==> flow/design.v <==
module gainBal (
    input  wire             clk,
    input  wire             rstn,
    input  wire             din_val,
    input  wire [255:0]     din,
    input  wire [63:0]      gain,
    input  wire [31:0]      bal,
    output reg              dout_val,
    output reg  [255:0]     dout
);
reg [7:0]  gain_mem[7:0];
reg [7:0]  bal_mem[3:0];
reg [15:0] mult[0:7];
reg [47:0] quot[0:7];
integer i, j, k, l;
always @* begin
    for (l=0; l<8; l=l+1) begin
        gain_mem[l]     = gain[8*l +: 8];
        if (l < 4)
            bal_mem[l]  = bal[8*l +: 8];
    end
end
always @(posedge clk or negedge rstn) begin
    if (!rstn) begin
        for (i=0; i<8; i=i+1) begin
            mult[i] <= 16'd0;
        end
    end
    else begin
        for (i=0; i<4; i=i+1) begin
            mult[2*i  ] <= {{8{gain_mem[2*i  ][7]}}, gain_mem[2*i  ]} * {{8{~bal_mem[i][7]}}, ~bal_mem[i]};
            mult[2*i+1] <= {{8{gain_mem[2*i+1][7]}}, gain_mem[2*i+1]} * {{8{ bal_mem[i][7]}},  bal_mem[i]};
        end
    end
end
always @(posedge clk or negedge rstn) begin
    if (!rstn) begin
        dout_val    <= 1'b0;
        for (j=0; j<8; j=j+1) begin
            quot[j] <= 48'd0;
        end
    end
    else begin
        dout_val    <= din_val;
        for (j=0; j<8; j=j+1) begin
            quot[j] <= {16'd0, din[32*j +:32]} * {{32{mult[j][15]}}, mult[j]};
        end
    end
end
always @* begin
    for (k=0; k<8; k=k+1) begin
        dout[32*k +:32] = quot[k][47:16];
    end
end
endmodule
Tool chain data of gainBal

What the tools print for gainBal, step after step.
Lines are those of the file above, counted from 1.
Cell names lack the library's common part.
Not given: --

Design top: gainBal
Clock: clk
Library: sky130hd
Corner: tt_025C_1v80

Word-level counts

Counts by Yosys on the flattened word-level netlist (proc, flatten, opt, wreduce). Print and check cells are left out. Cells with the same type and inputs are merged into one.

Register bits: 513
Input bits: 355

Bitwise operators: 8
Multiply operators: 16

Operators by type and width:

| cell                                           | count |
| 33-bit by 16-bit multiplier with 48-bit output | 8 |
| 8-bit by 8-bit multiplier with 16-bit output   | 4 |
| 8-bit by 9-bit multiplier with 16-bit output   | 4 |
| 8-bit NOT                                      | 4 |
| 1-bit NOT                                      | 4 |

Logic depth

Yosys ltp: most cells in a row. Word level: on the elaborated netlist, between registers, memories and ports. Mapped: between sequential cells and ports; inverters and the memories' decode and read muxes count.

Depth after elaboration: 2
ABC_AREA: 0
Depth in mapped cells: 25
Depth with buffers taken out: 24

After synthesis

The flow's flattened synthesis, as Yosys stat reports it; memories are mapped. The netlist is that of the ABC_AREA named above (0 if unset); the other value can give another one.

Mapped area: 156790.4 sq um
Area of sequential cells: 9634.2 sq um
Mapped cells: 17230
Flip-flops: 385

Cells by type:

| type     | count | total area (sq um) |
| fa_1     | 3776  | 7.56E+04 |
| ha_1     | 1400  | 17516.8 |
| inv_1    | 4625  | 17360.4 |
| and2_1   | 1854  | 1.16E+04 |
| dfrtp_1  | 385   | 9634.24 |
| nand2_1  | 2373  | 8.91E+03 |
| clkbuf_1 | 671   | 2.52E+03 |
| xnor2_1  | 283   | 2.48E+03 |
| nor2_1   | 369   | 1.39E+03 |
| a21oi_1  | 249   | 1.25E+03 |
| nor2b_1  | 195   | 1219.92 |
| nand2b_1 | 188   | 1.18E+03 |
| a21o_1   | 141   | 1.06E+03 |
| xor2_1   | 100   | 875.84 |
| o21ai_0  | 136   | 680.653 |
| o21a_1   | 45    | 337.824 |
| o21bai_1 | 42    | 315.302 |
| nand4_1  | 35    | 218.96 |

Other cell types: 62; their cells: 363.

Timing after synthesis

Path of least setup slack by OpenSTA after synthesis, without wires, with an ideal clock, recovery checks aside; 20% of the period is set as input and as output delay. Where synthesis merged equal registers, the netlist keeps one of their names.

Path kind: input port to flip-flop
Start: input din[75]
End: register quot[2][42]
Clock period: 9.0 ns
Slack: 1.184 ns
Driving pins on the path: 22
Launch time at the first pin: 1.800 ns
Path delay: 6.017 ns
Buffers on the path: 1
Arrival time: 7.689 ns
Synthesis period reached: 7.816 ns

"path delay" is the arrival time less input delay plus setup time.
"driving pins on the path" counts driving pins, that of a launching flip-flop among them; a cell with two outputs on the path counts twice.
"synthesis period reached" = period - worst setup slack (recovery checks aside). The figure is calculated, with input and output delays left at 20% of the set period.
Between the ends stands the longest chain of elaborated cells between them, by number of cells; it is not shown to be the way that was timed. Of several equally long chains one is given.
Each line given opens the expression or statement behind the cell; cells for indexed reads and writes are added by Yosys, which also makes memories of some case tables.

Cells stage by stage: clkbuf_1 nand2_1 fa_1 fa_1 fa_1 inv_1 fa_1 fa_1 inv_1 fa_1 inv_1 ha_1 a21o_1 a21o_1 a211o_1 a221oi_1 a211oi_2 a21oi_1 a21boi_0 a311oi_1 o21bai_1 xor2_1
Length of the longest elaborated chain: 1
Elaborated cells on any way between the ends: 1
RTL lines with such cells: 1

RTL lines, path after synthesis:

| element                                        | RTL line | source |
| from (decl)                                    | 5        | `input  wire [255:0]     din,` |
| 33-bit by 16-bit multiplier with 48-bit output | 46       | `quot[j] <= {16'd0, din[32*j +:32]} * {{32{mult[j][15]}}, mult[j]};` |
| to (assign)                                    | 40       | `quot[j] <= 48'd0;` |
| to (assign)                                    | 46       |  |
| to (decl)                                      | 14       | `reg [47:0] quot[0:7];` |

Path in the finished layout

From the final timing report of flow run 1: the path of least setup slack in the routed layout; clock arrival at registers is part of the times.

Path kind: input port to flip-flop
Start: input din[72]
End: register quot[2][47]
Arrival time: 9.02 ns
Driving pins on the path: 24
Launch time at the first pin: 1.80 ns
Slack: 0.65 ns
Buffers on the path: 3
Clock period: 9.0 ns

Between the ends stands the longest chain of elaborated cells between them, by number of cells; it is not shown to be the way that was timed. Of several equally long chains one is given.

Cells stage by stage: clkdlybuf4s50_1 buf_12 buf_4 nand2_1 fa_1 inv_1 fa_1 fa_1 fa_1 fa_1 inv_1 fa_1 inv_1 ha_1 o211ai_1 a211oi_1 and2_1 a221oi_1 a211oi_2 o2111ai_1 or4b_2 a21boi_0 nor2_1 xnor2_1
Length of the longest elaborated chain: 1
Elaborated cells on any way between the ends: 1
RTL lines with such cells: 1

RTL lines, path after layout:

| element                                        | RTL line | source |
| from (decl)                                    | 5        | `input  wire [255:0]     din,` |
| 33-bit by 16-bit multiplier with 48-bit output | 46       | `quot[j] <= {16'd0, din[32*j +:32]} * {{32{mult[j][15]}}, mult[j]};` |
| to (assign)                                    | 40       | `quot[j] <= 48'd0;` |
| to (assign)                                    | 46       |  |
| to (decl)                                      | 14       | `reg [47:0] quot[0:7];` |

Subject: gainBal on sky130hd, stored results

Hello all,

Measured data: module gainBal, platform sky130hd, 5 stored runs of the flow under differing settings, order arbitrary. Input and output delays are each 20% of the period that was set; the output load is 0.01 pF.
"period reached" means the clock period less the worst setup slack. The figure is calculated, with input and output delays left at 20% of the set period.
"worst setup path time": the worst setup path's part of the clock period (all of it between registers, 20% less for each end at a port) less its slack. A launch clock that arrives late makes it longer, a capture clock that arrives late makes it shorter.
A setting shown as - is not set for that run.

| name                                   | flow run 1              | flow run 2              | flow run 3              | flow run 4              | flow run 5              |
| CORE_UTILIZATION                       | 40                      | 16                      | 40                      | 64                      | 44                      |
| period_ns                              | 9.0                     | 12.7                    | 8.44                    | 8.44                    | 6.04                    |
| CAP_MARGIN                             | 20                      | 35                      | 20                      | 20                      | 40                      |
| CORE_MARGIN                            | 2                       | 2                       | 2                       | 2                       | 4                       |
| SLEW_MARGIN                            | 20                      | 15                      | 20                      | 20                      | 10                      |
| ABC_AREA                               | -                       | 1                       | -                       | -                       | 1                       |
| MIN_ROUTING_LAYER                      | -                       | met2                    | -                       | -                       | met2                    |
| PLACE_DENSITY_LB_ADDON                 | -                       | 0.17                    | -                       | -                       | -                       |
| SETUP_SLACK_MARGIN                     | -                       | -                       | -0.42                   | -                       | -0.41                   |
| CTS_CLUSTER_DIAMETER                   | -                       | -                       | -                       | -                       | 99                      |
| CTS_CLUSTER_SIZE                       | -                       | -                       | -                       | -                       | 81                      |
| GPL_ROUTABILITY_DRIVEN                 | -                       | -                       | -                       | -                       | 1                       |
| HOLD_SLACK_MARGIN                      | -                       | -                       | -                       | -                       | 0.1                     |
| MAX_ROUTING_LAYER                      | -                       | -                       | -                       | -                       | met4                    |
| utilization of the finished layout (%) | 44.7                    | 18.7                    | 45.2                    | 71.0                    | 52.4                    |
| area inside the die boundary (sq um)   | 397001.0                | 1077560.0               | 397001.0                | 248961.0                | 398868.0                |
| total negative slack (ns)              | 0.000                   | 0.000                   | 0.000                   | 0.000                   | -27.534                 |
| worst setup path time (ns)             | 6.55                    | 5.90                    | 6.59                    | 6.36                    | 5.11                    |
| kind of the worst setup path           | input port to flip-flop | input port to flip-flop | input port to flip-flop | input port to flip-flop | input port to flip-flop |
| period reached (ns)                    | 8.347                   | 8.441                   | 8.276                   | 8.052                   | 6.314                   |
| std-cell area (final layout) (sq um)   | 174140.0                | 199170.0                | 176258.0                | 172891.0                | 202657.0                |
| chip area in the Yosys report (sq um)  | 156790.4                | 171084.1                | 156790.4                | 156790.4                | 171084.1                |
| worst setup slack after layout (ns)    | 0.653                   | 4.259                   | 0.164                   | 0.388                   | -0.274                  |

Thanks
